==> flow/design.v <==
module fp1(sig1, sig2, exp1, exp2, sign1, sign2, signew, expnew, signnew);
input wire [10:0] sig1, sig2; 
input wire [3:0] exp1, exp2;
input wire sign1, sign2;
output wire [21:0] signew;
output wire [4:0] expnew;
output wire signnew;
assign expnew = exp1 + exp2 - 3'b111;
assign signew = sig1 * sig2;
assign signnew = sign1 ^ sign2;
endmodule
module fp2(sig, exp, sign, fp_result, under, over);
input wire [21:0] sig;
input wire [4:0] exp;
input wire sign;
output wire [15:0] fp_result;
output wire under, over;
reg [21:0] tempsig;
reg [4:0] tempexp;
reg underflow;
reg overflow;
always @(*)
begin
	if(sig[20]==1'b0)
		begin
			tempsig = sig >> 1;
			tempexp = exp + 1'b1;
		end
	else 
		begin
			tempsig = sig;
			tempexp = exp;
		end
	if (tempexp > 5'd24) underflow = 1'b1;
	else underflow = 1'b0;
	if (tempexp[4]==1) overflow = 1'b1;
	else overflow =1'b0;
end
assign fp_result = {sign, tempexp[3:0], tempsig[19:9] };
assign under = underflow;
assign over = overflow;
endmodule
module fp_mul(clk, op1, op2, result, under, over);
input wire clk;
input wire [15:0] op1, op2;
output reg [15:0] result;
output reg under, over;
reg [15:0] op1reg, op2reg;
wire [21:0] signew;
wire [4:0] expnew;
wire signnew;
wire [15:0] fp_result;
wire fp_under, fp_over;
always @(posedge clk)
begin
	op1reg <= op1;
	op2reg <= op2;
	result <= fp_result;
	under <= fp_under;
	over <= fp_over;
end
fp1 stage1(.sig1(op1reg[10:0]), .sig2(op2reg[10:0]), .exp1(op1reg[14:11]), .exp2(op2reg[14:11]),
	.sign1(op1reg[15]), .sign2(op2reg[15]), .signew(signew), .expnew(expnew), .signnew(signnew));
fp2 stage2(.sig(signew), .exp(expnew), .sign(signnew), .fp_result(fp_result), .under(fp_under), .over(fp_over));
endmodule
Appendix: tool output

* Tool chain data of fp_mul
Each step is given for the RTL above and for the edited RTL. Lines under "unedited" count in the file above, lines under "edited" in the edited file. "difference": "edited" minus "unedited" as printed here. Library cell names are shortened. A cell with n/a has no value.
Set-up: design top fp_mul, clock input clk, cell library sky130hd, corner tt_025C_1v80

* Edit of the RTL
Unified diff, file above to edited file. The edited RTL no longer does the same as the RTL above: the edit was made by script, with no optimisation intended.
begin of diff
@@ -6,5 +6,5 @@
 output wire [4:0] expnew;
 output wire signnew;
-assign expnew = exp1 + exp2 - 3'b111;
+assign expnew = exp1 + exp2 + 3'b111;
 assign signew = sig1 * sig2;
 assign signnew = sign1 ^ sign2;
end of diff

* After elaboration
Counts by Yosys on the flattened word-level netlist (proc, flatten, opt, wreduce; memories kept). Register bits leave out memories and registers merged into their read ports (data or address). Print and check cells are left out. Cells with the same type and inputs are merged into one.
Storage and ports:
- bits in registers | unedited 50, edited 50, difference 0
- output and inout bits | unedited 18, edited 18, difference 0
Operators by class:
- bitwise gates (word level) | unedited 1, edited 1, difference 0
- muxes and demuxes | unedited 4, edited 4, difference 0
- $mul | unedited 1, edited 1, difference 0
- $add $sub $neg | unedited 3, edited 3, difference 0
- $lt $le $gt $ge | unedited 1, edited 1, difference 0
Operator list:
- subtractor 5 x 3 -> 5 bit with constant B | unedited 1, edited 0, difference -1
- adder 5 x 3 -> 5 bit with constant B | unedited 0, edited 1, difference +1
Operator kinds equal on both sides are left out: 8.

* Longest topological paths
Yosys ltp: most cells in a row. Word level: on the elaborated netlist, between registers, memories and ports. Mapped: between sequential cells and ports; inverters and the memories' decode and read muxes count.
Depth:
- word-level depth | unedited 6, edited 6, difference 0
- ABC_AREA | unedited 0, edited 0
- depth in mapped cells | unedited 21, edited 22, difference +1
- mapped depth without buffers | unedited 19, edited 20, difference +1

* Synthesis result
Yosys stat after the flow's synthesis: flattened, memories mapped to cells. It holds for the ABC_AREA given above (unset counts as 0); a run with the other value may have another netlist.
Mapped netlist:
- mapped cells | unedited 566, edited 561, difference -5
- mapped area (sq um) | unedited 5371.4, edited 5356.4, difference -15.0
- buffers | unedited 24, edited 25, difference +1
- flip-flops | unedited 50, edited 50, difference 0
Cell types:
- nor2_1 | unedited 3, edited 12, difference +9
- nor3_1 | unedited 8, edited 1, difference -7
- o21a_1 | unedited 5, edited 0, difference -5
- nand2_1 | unedited 61, edited 65, difference +4
- a21oi_1 | unedited 11, edited 15, difference +4
- mux2_2 | unedited 0, edited 4, difference +4
- nand3_1 | unedited 7, edited 4, difference -3
- o21ai_0 | unedited 7, edited 4, difference -3
- a31o_2 | unedited 3, edited 0, difference -3
- o31ai_1 | unedited 3, edited 0, difference -3
- or3_1 | unedited 1, edited 4, difference +3
- xnor2_1 | unedited 10, edited 12, difference +2
- xor2_1 | unedited 7, edited 9, difference +2
- a21o_1 | unedited 5, edited 7, difference +2
- buf_2 | unedited 3, edited 1, difference -2
- nand4_1 | unedited 3, edited 1, difference -2
- o21ai_1 | unedited 3, edited 1, difference -2
- a21boi_1 | unedited 2, edited 0, difference -2
Cell types equal on both sides are left out: 9. The list need not be complete. The figures by module come from a second, unflattened synthesis with its own total; it is not the netlist above.
Second synthesis, totals:
- cell total of the unflattened synthesis | unedited 593, edited 592, difference -1
- area total of the unflattened synthesis (sq um) | unedited 5511.5, edited 5517.8, difference +6.3
Rows give one instance, submodules left out.
Modules, unedited:
- fp1 | sequential area 0.0 sq um, area 4269.1 sq um, cells 519, times used 1
- fp_mul | sequential area 1001.0 sq um, area 1001.0 sq um, cells 50, times used 1
- fp2 | sequential area 0.0 sq um, area 241.5 sq um, cells 24, times used 1
Modules, edited:
- fp1 | sequential area 0.0 sq um, area 4275.4 sq um, cells 518, times used 1
- fp_mul | sequential area 1001.0 sq um, area 1001.0 sq um, cells 50, times used 1
- fp2 | sequential area 0.0 sq um, area 241.5 sq um, cells 24, times used 1

* Timing after synthesis
OpenSTA on the mapped netlist: ideal clock, no wires. The path of least setup slack (recovery checks aside). Input and output delay are each 20% of the period. Register names are those of the netlist, which keeps one name where synthesis merged equal registers.
Timing path post-synthesis:
- kind | unedited register to register, edited register to register
- start | unedited reg op2reg[10], edited reg op2reg[4]
- end | unedited reg result[4], edited reg result[4]
- path buffers | unedited 2, edited 1, difference -1
- data arrival time (ns) | unedited 5.235, edited 5.572, difference +0.337
- time at the first pin (ns) | unedited 0.000, edited 0.000, difference 0.000
- stages | unedited 20, edited 20, difference 0
- data required time (ns) | unedited 5.221, edited 5.184, difference -0.037
- path slack (ns) | unedited -0.014, edited -0.388, difference -0.374
- path delay (ns) | unedited 5.314, edited 5.688, difference +0.374
- period (ns) | unedited 5.3, edited 5.3, difference 0.0
- synthesis period reached (ns) | unedited 5.314, edited 5.688, difference +0.374
"path delay" = arrival - input delay + setup time. "stages": output pins that drive a net of the path, with the launching flip-flop's if there is one; two outputs of one cell count as two. "synthesis period reached" = period - worst setup slack (recovery checks aside). The figure is calculated, with input and output delays left at 20% of the set period. Between the ends stands the longest chain of elaborated cells between them, by number of cells; it is not shown to be the way that was timed. Of several equally long chains one is given. Each line given opens the expression or statement behind the cell; cells for indexed reads and writes are added by Yosys, which also makes memories of some case tables.
On the way, post-synthesis, unedited: path through dfxtp_1 > clkbuf_1 > nand2_1 > fa_1 > fa_1 > inv_1 > fa_1 > fa_1 > inv_1 > fa_1 > inv_1 > ha_1 > and3_1 > and3_1 > o211ai_1 > a21boi_1 > o31ai_1 > clkbuf_1 > a21boi_0 > a211oi_2, cells in the longest elaborated chain 2
RTL lines, path post-synthesis, unedited:
- from (decl) | line 48 | reg [15:0] op1reg, op2reg;
- from (assign) | line 57 | op2reg <= op2;
- multiplier 11 x 11 -> 21 bit | line 9 | assign signew = sig1 * sig2;
- two-way mux 19 bit | line 24 | if(sig[20]==1'b0)
- to (assign) | line 58 | result <= fp_result;
- to (decl) | line 46 | output reg [15:0] result;
On the way, post-synthesis, edited: path through dfxtp_1 > clkbuf_1 > nand2_1 > fa_1 > inv_1 > fa_1 > fa_1 > fa_1 > inv_1 > fa_1 > inv_1 > ha_1 > a21oi_1 > o21ai_1 > a311oi_2 > nand2b_1 > a221o_4 > xnor2_4 > mux2_2 > o211a_1, cells in the longest elaborated chain 2
RTL lines, path post-synthesis, edited:
- from (decl) | line 48 | reg [15:0] op1reg, op2reg;
- from (assign) | line 57 | op2reg <= op2;
- multiplier 11 x 11 -> 21 bit | line 9 | assign signew = sig1 * sig2;
- two-way mux 19 bit | line 24 | if(sig[20]==1'b0)
- to (assign) | line 58 | result <= fp_result;
- to (decl) | line 46 | output reg [15:0] result;

* Path in the finished layout
Path of least setup slack in the final report of the runs of pair A (OpenROAD, finished layout, wires in). Where an end is a register, its clock arrival counts in the times.
Timing path after layout:
- kind | unedited register to register, edited register to register
- start | unedited reg op2reg[5], edited reg op2reg[4]
- end | unedited reg result[7], edited reg result[1]
- period (ns) | unedited 5.3, edited 5.3, difference 0.0
- data arrival time (ns) | unedited 5.32, edited 5.60, difference +0.28
- stages | unedited 18, edited 21, difference +3
- path buffers | unedited 3, edited 2, difference -1
- data required time (ns) | unedited 5.52, edited 5.51, difference -0.01
- path slack (ns) | unedited 0.20, edited -0.09, difference -0.29
- time at the first pin (ns) | unedited 0.31, edited 0.30, difference -0.01
Between the ends stands the longest chain of elaborated cells between them, by number of cells; it is not shown to be the way that was timed. Of several equally long chains one is given.
On the way, after layout, unedited: path through dfxtp_4 > buf_4 > buf_4 > and2_1 > fa_1 > fa_1 > fa_1 > fa_1 > ha_1 > ha_1 > a21oi_1 > o21ai_1 > a31o_2 > o21ai_4 > nand4_1 > buf_4 > a31o_2 > a221oi_2, cells in the longest elaborated chain 2
RTL lines, path after layout, unedited:
- from (decl) | line 48 | reg [15:0] op1reg, op2reg;
- from (assign) | line 57 | op2reg <= op2;
- multiplier 11 x 11 -> 21 bit | line 9 | assign signew = sig1 * sig2;
- two-way mux 19 bit | line 24 | if(sig[20]==1'b0)
- to (assign) | line 58 | result <= fp_result;
- to (decl) | line 46 | output reg [15:0] result;
On the way, after layout, edited: path through dfxtp_4 > buf_6 > nand2_4 > fa_1 > fa_1 > fa_1 > inv_2 > fa_1 > inv_1 > fa_1 > inv_2 > ha_4 > a21oi_4 > o21ai_2 > a311oi_2 > nand2b_4 > a221o_4 > xnor2_4 > buf_12 > o211a_1 > a221oi_2, cells in the longest elaborated chain 2
RTL lines, path after layout, edited:
- from (decl) | line 48 | reg [15:0] op1reg, op2reg;
- from (assign) | line 57 | op2reg <= op2;
- multiplier 11 x 11 -> 21 bit | line 9 | assign signew = sig1 * sig2;
- two-way mux 19 bit | line 24 | if(sig[20]==1'b0)
- to (assign) | line 58 | result <= fp_result;
- to (decl) | line 46 | output reg [15:0] result;

* Measured runs
Runs of the flow (Yosys, OpenROAD) on both versions; the two runs of a pair have the same settings. The constraints put input and output delay at 20% of the set period each and load the outputs with 0.01 pF.
Flow settings, pair A: period_ns 5.3, CAP_MARGIN 20, CORE_MARGIN 2, CORE_UTILIZATION 40, SLEW_MARGIN 20
Measured results, pair A:
- total negative slack on setup checks (ns) | unedited 0.000, edited -0.460, difference -0.460
- die size (sq um) | unedited 14371.2, edited 14332.9, difference -38.3
- clock period achieved (ns) | unedited 5.098, edited 5.389, difference +0.291
- overall power (µW) | unedited 3614, edited 4183, difference +569
- utilization | unedited 0.509, edited 0.534, difference +0.025
- lowest hold slack (ns) | unedited 0.425, edited 0.429, difference +0.004
- standard-cell area after layout (sq um) | unedited 6711.4, edited 7014.2, difference +302.8
- mapped cell area after synthesis (sq um) | unedited 5371.4, edited 5356.4, difference -15.0
- lowest setup slack (ns) | unedited 0.202, edited -0.089, difference -0.291
Flow settings, pair B: ABC_AREA 0, CELL_PAD_IN_SITES_DETAIL_PLACEMENT 0, CORE_MARGIN 8, CORE_UTILIZATION 50, CTS_CLUSTER_DIAMETER 351, GPL_TIMING_DRIVEN 1, TNS_END_PERCENT 35, period_ns 3.19, CAP_MARGIN 20, SLEW_MARGIN 20
Measured results, pair B:
- total negative slack on setup checks (ns) | unedited -29.481, edited -34.928, difference -5.447
- die size (sq um) | unedited 14314.9, edited 14280.2, difference -34.7
- clock period achieved (ns) | unedited 4.982, edited 5.355, difference +0.373
- overall power (µW) | unedited 6951, edited 7322, difference +371
- utilization | unedited 0.668, edited 0.68, difference +0.012
- lowest hold slack (ns) | unedited 0.428, edited 0.435, difference +0.007
- standard-cell area after layout (sq um) | unedited 7116.8, edited 7055.5, difference -61.3
- mapped cell area after synthesis (sq um) | unedited 5371.4, edited 5356.4, difference -15.0
- lowest setup slack (ns) | unedited -1.792, edited -2.165, difference -0.373
"clock period achieved" = clock period - worst setup slack. The figure is calculated, with input and output delays left at 20% of the set period. By "overall power" is meant OpenSTA's value without simulated activity: inputs other than the clock are taken to toggle once in ten clock periods, and the tool carries that through the logic.
